==> flow/design.v <==
`timescale 1ns/10ps
module IOTDF( clk, rst, in_en, iot_in, fn_sel, busy, valid, iot_out);
input        clk;
input        rst;
input        in_en;
input  [7:0] iot_in;
input  [2:0] fn_sel;
output     busy;
output reg valid;
output reg [127:0] iot_out;
parameter GRAY2BIN = 3'b001; 
parameter FIR      = 3'b010; 
reg [9:0] counter;
reg [9:0] counter_delay1;
reg [9:0] counter_delay2;
reg [127:0] iot_data;
reg [127:0] prep_to_out;
reg [127:0] prep_to_output;
reg [127:0] wait_to;
always @(posedge clk or posedge rst) begin
    if(rst) begin
        counter <= 0;
    end else if(in_en) begin
        if (counter == 960) counter <= 0;
        else counter <= counter + 1;
    end else begin
        counter <= counter;
    end 
end
always @(posedge clk or posedge rst) begin
    if(rst) begin
        counter_delay1 <= 0;
        counter_delay2 <= 0;
    end else if(in_en) begin
        counter_delay1 <= counter;
        counter_delay2 <= counter_delay1;
    end else begin
        counter_delay1 <= counter_delay1;
        counter_delay2 <= counter_delay2;
    end
end
always @(posedge clk or posedge rst) begin
    if(rst) begin
        iot_data <= 0;
    end else if(in_en) begin
        iot_data[7:0] <= iot_in;
        iot_data[127:8] <= iot_data[119:0];
    end else begin
        iot_data <= iot_data;
    end
end
always @(posedge clk) begin
    if(!rst && in_en) begin
        wait_to <= iot_data;
    end else begin
        wait_to <= wait_to;
    end
end
integer idx;
always @(*) begin
    if(rst) begin
        prep_to_out = 0;
        prep_to_output = 0;
    end else if(in_en) begin
        if(fn_sel == GRAY2BIN) begin
            if (counter_delay1[3:0] == 15) begin
                prep_to_output = 0;
                prep_to_out[127] = iot_data[127];
                for (idx = 126; idx >= 0; idx = idx - 1) begin
                    prep_to_out[idx] = prep_to_out[idx + 1] ^ iot_data[idx];
                end
            end else begin
                prep_to_out = 0;
                prep_to_output = 0;
            end
        end else if(fn_sel == FIR) begin
            if (counter_delay1[3:0] == 15) begin
                prep_to_out = iot_data;
                prep_to_output = 0;
            end else if (counter_delay2[3:0] == 15) begin
                prep_to_out = wait_to;
                prep_to_output[127:120] = (((prep_to_out[127:120] * 8'd5) >> 3)+ 1) >> 1;
                prep_to_output[119:112] = ((((prep_to_out[119:112] * 8'd5)+(prep_to_out[127:120] * 8'd9)) >> 3)+ 1) >> 1;
                prep_to_output[111:104] = ((((prep_to_out[111:104] * 8'd5)+(prep_to_out[119:112] * 8'd9)+(prep_to_out[127:120] * 8'd2)) >>3)+ 1) >> 1;
                prep_to_output[103:96] = ((((prep_to_out[103:96] * 8'd5)+(prep_to_out[111:104] * 8'd9)+(prep_to_out[119:112] * 8'd2)) >>3)+ 1) >> 1;
                prep_to_output[95:88] = ((((prep_to_out[95:88] * 8'd5)+(prep_to_out[103:96] * 8'd9)+(prep_to_out[111:104] * 8'd2)) >>3)+ 1) >> 1;
                prep_to_output[87:80] = ((((prep_to_out[87:80] * 8'd5)+(prep_to_out[95:88] * 8'd9)+(prep_to_out[103:96] * 8'd2)) >>3)+ 1) >> 1;
                prep_to_output[79:72] = ((((prep_to_out[79:72] * 8'd5)+(prep_to_out[87:80] * 8'd9)+(prep_to_out[95:88] * 8'd2)) >>3)+ 1) >> 1;
                prep_to_output[71:64] = ((((prep_to_out[71:64] * 8'd5)+(prep_to_out[79:72] * 8'd9)+(prep_to_out[87:80] * 8'd2)) >>3)+ 1) >> 1;
                prep_to_output[63:56] = ((((prep_to_out[63:56] * 8'd5)+(prep_to_out[71:64] * 8'd9)+(prep_to_out[79:72] * 8'd2)) >>3)+ 1) >> 1;
                prep_to_output[55:48] = ((((prep_to_out[55:48] * 8'd5)+(prep_to_out[63:56] * 8'd9)+(prep_to_out[71:64] * 8'd2)) >>3)+ 1) >> 1;
                prep_to_output[47:40] = ((((prep_to_out[47:40] * 8'd5)+(prep_to_out[55:48] * 8'd9)+(prep_to_out[63:56] * 8'd2)) >>3)+ 1) >> 1;
                prep_to_output[39:32] = ((((prep_to_out[39:32] * 8'd5)+(prep_to_out[47:40] * 8'd9)+(prep_to_out[55:48] * 8'd2)) >>3)+ 1) >> 1;
                prep_to_output[31:24] = ((((prep_to_out[31:24] * 8'd5)+(prep_to_out[39:32] * 8'd9)+(prep_to_out[47:40] * 8'd2)) >>3)+ 1) >> 1;
                prep_to_output[23:16] = ((((prep_to_out[23:16] * 8'd5)+(prep_to_out[31:24] * 8'd9)+(prep_to_out[39:32] * 8'd2)) >>3)+ 1) >> 1;
                prep_to_output[15:8] = ((((prep_to_out[15:8] * 8'd5)+(prep_to_out[23:16] * 8'd9)+(prep_to_out[31:24] * 8'd2)) >>3)+ 1) >> 1;
                prep_to_output[7:0] = ((((prep_to_out[7:0] * 8'd5)+(prep_to_out[15:8] * 8'd9)+(prep_to_out[23:16] * 8'd2)) >>3)+ 1) >> 1;
            end else begin
                prep_to_out = 0;
                prep_to_output = 0;
            end
        end else begin
            prep_to_out = 0;
            prep_to_output = 0;
        end
    end else begin
        prep_to_out = 0;
        prep_to_output = 0;
    end
end
assign busy = 0;
always @(posedge clk or posedge rst) begin
    if(rst) begin
        valid <= 0;
    end else if(in_en) begin
        case(fn_sel)
            GRAY2BIN: begin
                if (counter_delay1[3:0] == 15) begin
                    valid <= 1;
                end else begin
                    valid <= 0;
                end
            end
            FIR: begin
                if (counter_delay2[3:0] == 15) begin
                    valid <= 1;
                end else begin
                    valid <= 0;
                end
            end
            default: begin
                valid <= 0;
            end
        endcase
    end
end
always @(posedge clk or posedge rst) begin
    if(rst) begin
        iot_out <= 0;
    end else if(in_en) begin
        case(fn_sel)
            GRAY2BIN: begin
                if (counter_delay1[3:0] == 15) begin
                    iot_out <= prep_to_out;
                end
            end
            FIR: begin
                if (counter_delay2[3:0] == 15) begin
                    iot_out <= prep_to_output;
                end 
            end
            default: begin
                iot_out <= 1'b0;
            end
        endcase
    end
end
endmodule
# Reports on IOTDF
# The steps from the RTL of IOTDF to its reports follow in flow order.
# Lines are those of the file above, counted from 1.
# Operators: Yosys type, input widths -> output width; for muxes data width and select width s.
# Library cell names are shortened.
inputs:
  design: "IOTDF"
  clock: "clk"
  lib: "sky130hd"
  pvt_corner: "tt_025C_1v80"

# After elaboration
# Yosys after proc, flatten, opt, wreduce and memory -nomap, before mapping. Memory bits, and registers merged into a memory's read port (data or address), are not among the register bits. Print and check cells are not counted. Equal cells are merged and count once.
bits:
  out_inout_bits: 130
  wordCells: 232
  input_bits: 14
  ff_bits: 403
classes:
  logic: 127
  n_eq: 7
  muxes: 10
  addsub: 46
  reduce_and_logical: 3
  n_mul: 31
op_table:
  columns: ["cell", "count"]
  rows:
  - ["$mul 8x4->12 const B", 15]
  - ["$mux 128", 5]
  - ["$mul 8x3->11 const B", 16]
  - ["$pmux 128 s2", 1]
  - ["$add 11x12->12", 15]
  - ["$add 12x9->12", 14]
  - ["$add 9x1->9 const B", 15]
  - ["$xor 1x1->1", 127]
  - ["$add 10x1->10 const B", 1]
  - ["$eq 10x10->1 const B", 1]
  - ["$mux 10", 1]
  - ["$add 8x1->9 const B", 1]
  - ["$eq 4x4->1 const B", 2]
  - ["$ne 2x2->1 const B", 2]
  - ["$eq 3x1->1 const B", 1]
  - ["$eq 3x2->1 const B", 1]
  - ["$reduce_and 3->1", 1]
  - ["$pmux 1 s2", 1]
  - ["$mux 1", 2]
  - ["$logic_and 1x1->1", 1]
  - ["$logic_not 1->1", 1]

# Logic depth
# Depth = most cells in a row (Yosys ltp): at word level without a register or memory, in the mapped netlist without a sequential cell, where the memories' decode and read muxes count.
depth:
  word_depth: 130
  ABC_AREA: 0
  ltp_mapped: 19
  ltp_nobuf: 19

# Netlist
# Yosys stat after the flow's synthesis: flattened, memories mapped to cells. It holds for the ABC_AREA given above (unset counts as 0); a run with the other value may have another netlist.
# The area totals of this step are shown rounded.
types:
  columns: ["cell", "count", "type_area_um2"]
  rows:
  - ["dfrtp_1", 275, 6881.6]
  - ["fa_1", 291, 5.83E+03]
  - ["ha_1", 450, 5630.4]
  - ["edfxtp_1", 128, 3.84E+03]
  - ["xnor2_1", 265, 2.32E+03]
  - ["inv_1", 548, 2.06E+03]
  - ["mux2_2", 136, 1.53E+03]
  - ["xor2_1", 162, 1.42E+03]
  - ["nor2_1", 209, 784.502]
  - ["a21oi_1", 123, 615.59]
  - ["a221oi_1", 67, 586.813]
  - ["o21bai_1", 74, 555.533]
  - ["xnor3_1", 20, 450.432]
  - ["nand3_1", 50, 250.24]
  - ["clkbuf_1", 66, 247.738]
  - ["o221ai_1", 26, 227.718]
  - ["nand2_1", 60, 225.216]
  - ["o21ai_0", 42, 210.202]
# Not listed: further types 39, cells in them 191.
synth_totals:
  ffs: 403
  yosys_area_um2: 35300
  stdcells: 3183

# Worst setup path after synthesis
# Source: OpenSTA report_checks on the synthesized netlist (no wires, ideal clock, input and output delay 20% of the period each), path of least setup slack; recovery checks are left aside. Register names are those of the netlist, which keeps one name where synthesis merged equal registers.
synth_path:
  path_type: "input port to flip-flop"
  startpoint: "input rst"
  endpoint: "register iot_out[66]"
  path_delay_ps: 7359
  setup_slack_ps: 641
  setup_time_ps: 65
  tclk_ps: 10000
  driving_pins: 5
  t_arrival_ps: 9294
  synth_period_reached_ps: 9359
# "path_delay_ps" = arrival - input delay + setup time.
# "driving_pins" counts driving pins, that of a launching flip-flop among them; a cell with two outputs on the path counts twice.
# "synth_period_reached_ps" is the clock period less the worst setup slack; recovery checks do not enter. This is arithmetic on one report: input and output delays are still those of the set period (20% each).
# The rows between start and end are the longest chain of elaborated cells between them; the timing report does not say that the signal goes this way. Where chains are equally long, one stands for them.
# Each line given opens the expression or statement behind the cell; cells for indexed reads and writes are added by Yosys, which also makes memories of some case tables.
# A register here has more assigning lines than the two given.
synth_via:
  path_cell_list: "inv_1 > nand2_1 > clkbuf_1 > o221ai_1 > o21a_1"
  elab_chain_cells: 3
synth_rtl:
  columns: ["element", "line", "text"]
  rows:
  - ["from (decl)", 4, "input        rst;"]
  - ["$mux 128", 61, "if(rst) begin"]
  - ["$mux 128", 148, "if (counter_delay2[3:0] == 15) begin"]
  - ["$pmux 128 s2", 141, "case(fn_sel)"]
  - ["to (assign)", 144, "iot_out <= prep_to_out;"]
  - ["to (assign)", 149, "iot_out <= prep_to_output;"]
  - ["to (decl)", 10, "output reg [127:0] iot_out;"]

# Worst path after layout
# From the final timing report of record 1: the path of least setup slack in the routed layout; clock arrival at registers is part of the times.
# The path's times are printed in steps of 10 ps; the period is the one set.
layout_path:
  path_type: "flip-flop to flip-flop"
  startpoint: "register wait_to[115]"
  endpoint: "register iot_out[111]"
  setup_slack_ps: -400
  tclk_ps: 3930
  driving_pins: 20
  setup_time_ps: 70
  t_arrival_ps: 4870
# The rows between start and end are the longest chain of elaborated cells between them; the timing report does not say that the signal goes this way. Where chains are equally long, one stands for them.
# A register here has more assigning lines than the two given.
layout_via:
  path_cell_list: "edfxtp_1 > ha_2 > inv_2 > fa_1 > fa_1 > inv_1 > fa_1 > ha_4 > a21oi_2 > nor2_1 > nor2_1 > o21bai_1 > a21oi_2 > o21bai_1 > a21oi_2 > xor2_2 > nor3_2 > xnor3_1 > a2bb2oi_1 > o21ai_1"
  elab_chain_cells: 8
layout_rtl:
  columns: ["element", "line", "text"]
  rows:
  - ["from (decl)", 19, "reg [127:0] wait_to;"]
  - ["from (assign)", 54, "wait_to <= iot_data;"]
  - ["from (assign)", 56, "wait_to <= wait_to;"]
  - ["$mul 8x4->12", 84, "prep_to_output[111:104] = ((((prep_to_out[111:104] * 8'd5)+(prep_to_out[119:112] * 8'd9)+(prep_to_out[127:120] ..."]
  - ["$add 11x12->12", 84, null]
  - ["$add 12x9->12", 84, null]
  - ["$add 9x1->9", 84, null]
  - ["$mux 128", 77, "if (counter_delay1[3:0] == 15) begin"]
  - ["$mux 128", 61, "if(rst) begin"]
  - ["$mux 128", 148, "if (counter_delay2[3:0] == 15) begin"]
  - ["$pmux 128 s2", 141, "case(fn_sel)"]
  - ["to (assign)", 144, "iot_out <= prep_to_out;"]
  - ["to (assign)", 149, "iot_out <= prep_to_output;"]
  - ["to (decl)", 10, "output reg [127:0] iot_out;"]

Appendix: measured runs

Module IOTDF, platform sky130hd: 3 stored runs of the flow (Yosys, OpenROAD) with differing settings, in no particular order. Input and output delays are each 20% of the period that was set; the output load is 0.01 pF.
By "timing.achieved_period_ps" is meant the clock period of the run minus its worst setup slack. This is arithmetic on one report: input and output delays are still those of the set period (20% each).
"worst_path_allowed_less_slack_ps" = time allowed to the worst setup path (clock period - input delay - output delay, where it has them) - its slack; a late launch clock adds to it, a late capture clock takes from it.
"worst_path_allowed_less_slack_ps" is known to 10 ps.
Values from the reports are rounded here.

--- record 1 ---
==> flow/run.sh <==
#!/bin/bash
# the make line also repeats the synthesis and layout settings of config.mk as NAME=value (left out here)
make -C /OpenROAD-flow-scripts/flow DESIGN_CONFIG=/design/flow/config.mk WORK_HOME=/design/flow/orfs CLKGATE_MAP_FILE= finish
==> flow/config.mk <==
export PLATFORM = sky130hd
export DESIGN_NAME = IOTDF
export DESIGN_NICKNAME = IOTDF
export VERILOG_FILES = /design/flow/design.v
export SDC_FILE = /design/flow/constraint.sdc
export NUM_CORES = 4
export LEC_CHECK = 0
export CAP_MARGIN = 20
export CORE_MARGIN = 2
export CORE_UTILIZATION = 40
export GPL_ROUTABILITY_DRIVEN = 1
export PLACE_DENSITY_LB_ADDON = 0.26
export SETUP_SLACK_MARGIN = 0.2
export SLEW_MARGIN = 20
export TNS_END_PERCENT = 20
==> flow/constraint.sdc <==
create_clock -name core_clock -period 3.93 [get_ports {clk}]
set_input_delay 0.7860 -clock core_clock [delete_from_list [all_inputs] [get_ports {clk}]]
set_output_delay 0.7860 -clock core_clock [all_outputs]
set_load 0.01 [all_outputs]

==> results, as YAML <==
results:
  timing.setup.ws_ps: -401
  final_die_area_um2: 90600
  worst_path_allowed_less_slack_ps: 4330
  critical_path_kind: "flip-flop to flip-flop"
  hold_worst_slack_ps: 488
  timing.achieved_period_ps: 4331
  tns_ps: -15100
  ys_area_um2: 35300
  fin_util_frac: 0.549
  post_route_stdcell_area_um2: 47900

--- record 2 ---
==> flow/run.sh <==
#!/bin/bash
# the make line also repeats the synthesis and layout settings of config.mk as NAME=value (left out here)
make -C /OpenROAD-flow-scripts/flow DESIGN_CONFIG=/design/flow/config.mk WORK_HOME=/design/flow/orfs CLKGATE_MAP_FILE= finish
==> flow/config.mk <==
export PLATFORM = sky130hd
export DESIGN_NAME = IOTDF
export DESIGN_NICKNAME = IOTDF
export VERILOG_FILES = /design/flow/design.v
export SDC_FILE = /design/flow/constraint.sdc
export NUM_CORES = 4
export LEC_CHECK = 0
export ABC_AREA = 1
export CAP_MARGIN = 20
export CELL_PAD_IN_SITES_DETAIL_PLACEMENT = 0
export CORE_ASPECT_RATIO = 1.48
export CORE_MARGIN = 2
export CORE_UTILIZATION = 30
export CTS_CLUSTER_DIAMETER = 88
export CTS_CLUSTER_SIZE = 95
export GPL_ROUTABILITY_DRIVEN = 1
export GPL_TIMING_DRIVEN = 0
export PLACE_DENSITY_LB_ADDON = 0.02
export SETUP_SLACK_MARGIN = -0.32
export SLEW_MARGIN = 35
==> flow/constraint.sdc <==
create_clock -name core_clock -period 7.47 [get_ports {clk}]
set_input_delay 1.4940 -clock core_clock [delete_from_list [all_inputs] [get_ports {clk}]]
set_output_delay 1.4940 -clock core_clock [all_outputs]
set_load 0.01 [all_outputs]

==> results, as YAML <==
results:
  timing.setup.ws_ps: -9970
  final_die_area_um2: 124000
  worst_path_allowed_less_slack_ps: 17440
  critical_path_kind: "flip-flop to flip-flop"
  hold_worst_slack_ps: 491
  timing.achieved_period_ps: 17438
  tns_ps: -409000
  ys_area_um2: 36300
  fin_util_frac: 0.389
  post_route_stdcell_area_um2: 46700

--- record 3 ---
==> flow/run.sh <==
#!/bin/bash
# the make line also repeats the synthesis and layout settings of config.mk as NAME=value (left out here)
make -C /OpenROAD-flow-scripts/flow DESIGN_CONFIG=/design/flow/config.mk WORK_HOME=/design/flow/orfs CLKGATE_MAP_FILE= finish
==> flow/config.mk <==
export PLATFORM = sky130hd
export DESIGN_NAME = IOTDF
export DESIGN_NICKNAME = IOTDF
export VERILOG_FILES = /design/flow/design.v
export SDC_FILE = /design/flow/constraint.sdc
export NUM_CORES = 4
export LEC_CHECK = 0
export CAP_MARGIN = 20
export CELL_PAD_IN_SITES_DETAIL_PLACEMENT = 0
export CORE_MARGIN = 2
export CORE_UTILIZATION = 30
export CTS_CLUSTER_DIAMETER = 88
export GPL_ROUTABILITY_DRIVEN = 0
export GPL_TIMING_DRIVEN = 0
export SETUP_SLACK_MARGIN = -0.32
export SLEW_MARGIN = 20
==> flow/constraint.sdc <==
create_clock -name core_clock -period 7.47 [get_ports {clk}]
set_input_delay 1.4940 -clock core_clock [delete_from_list [all_inputs] [get_ports {clk}]]
set_output_delay 1.4940 -clock core_clock [all_outputs]
set_load 0.01 [all_outputs]

==> results, as YAML <==
results:
  timing.setup.ws_ps: 1790
  final_die_area_um2: 120000
  worst_path_allowed_less_slack_ps: 5680
  critical_path_kind: "flip-flop to flip-flop"
  hold_worst_slack_ps: 489
  timing.achieved_period_ps: 5680
  tns_ps: 0
  ys_area_um2: 35300
  fin_util_frac: 0.348
  post_route_stdcell_area_um2: 40600
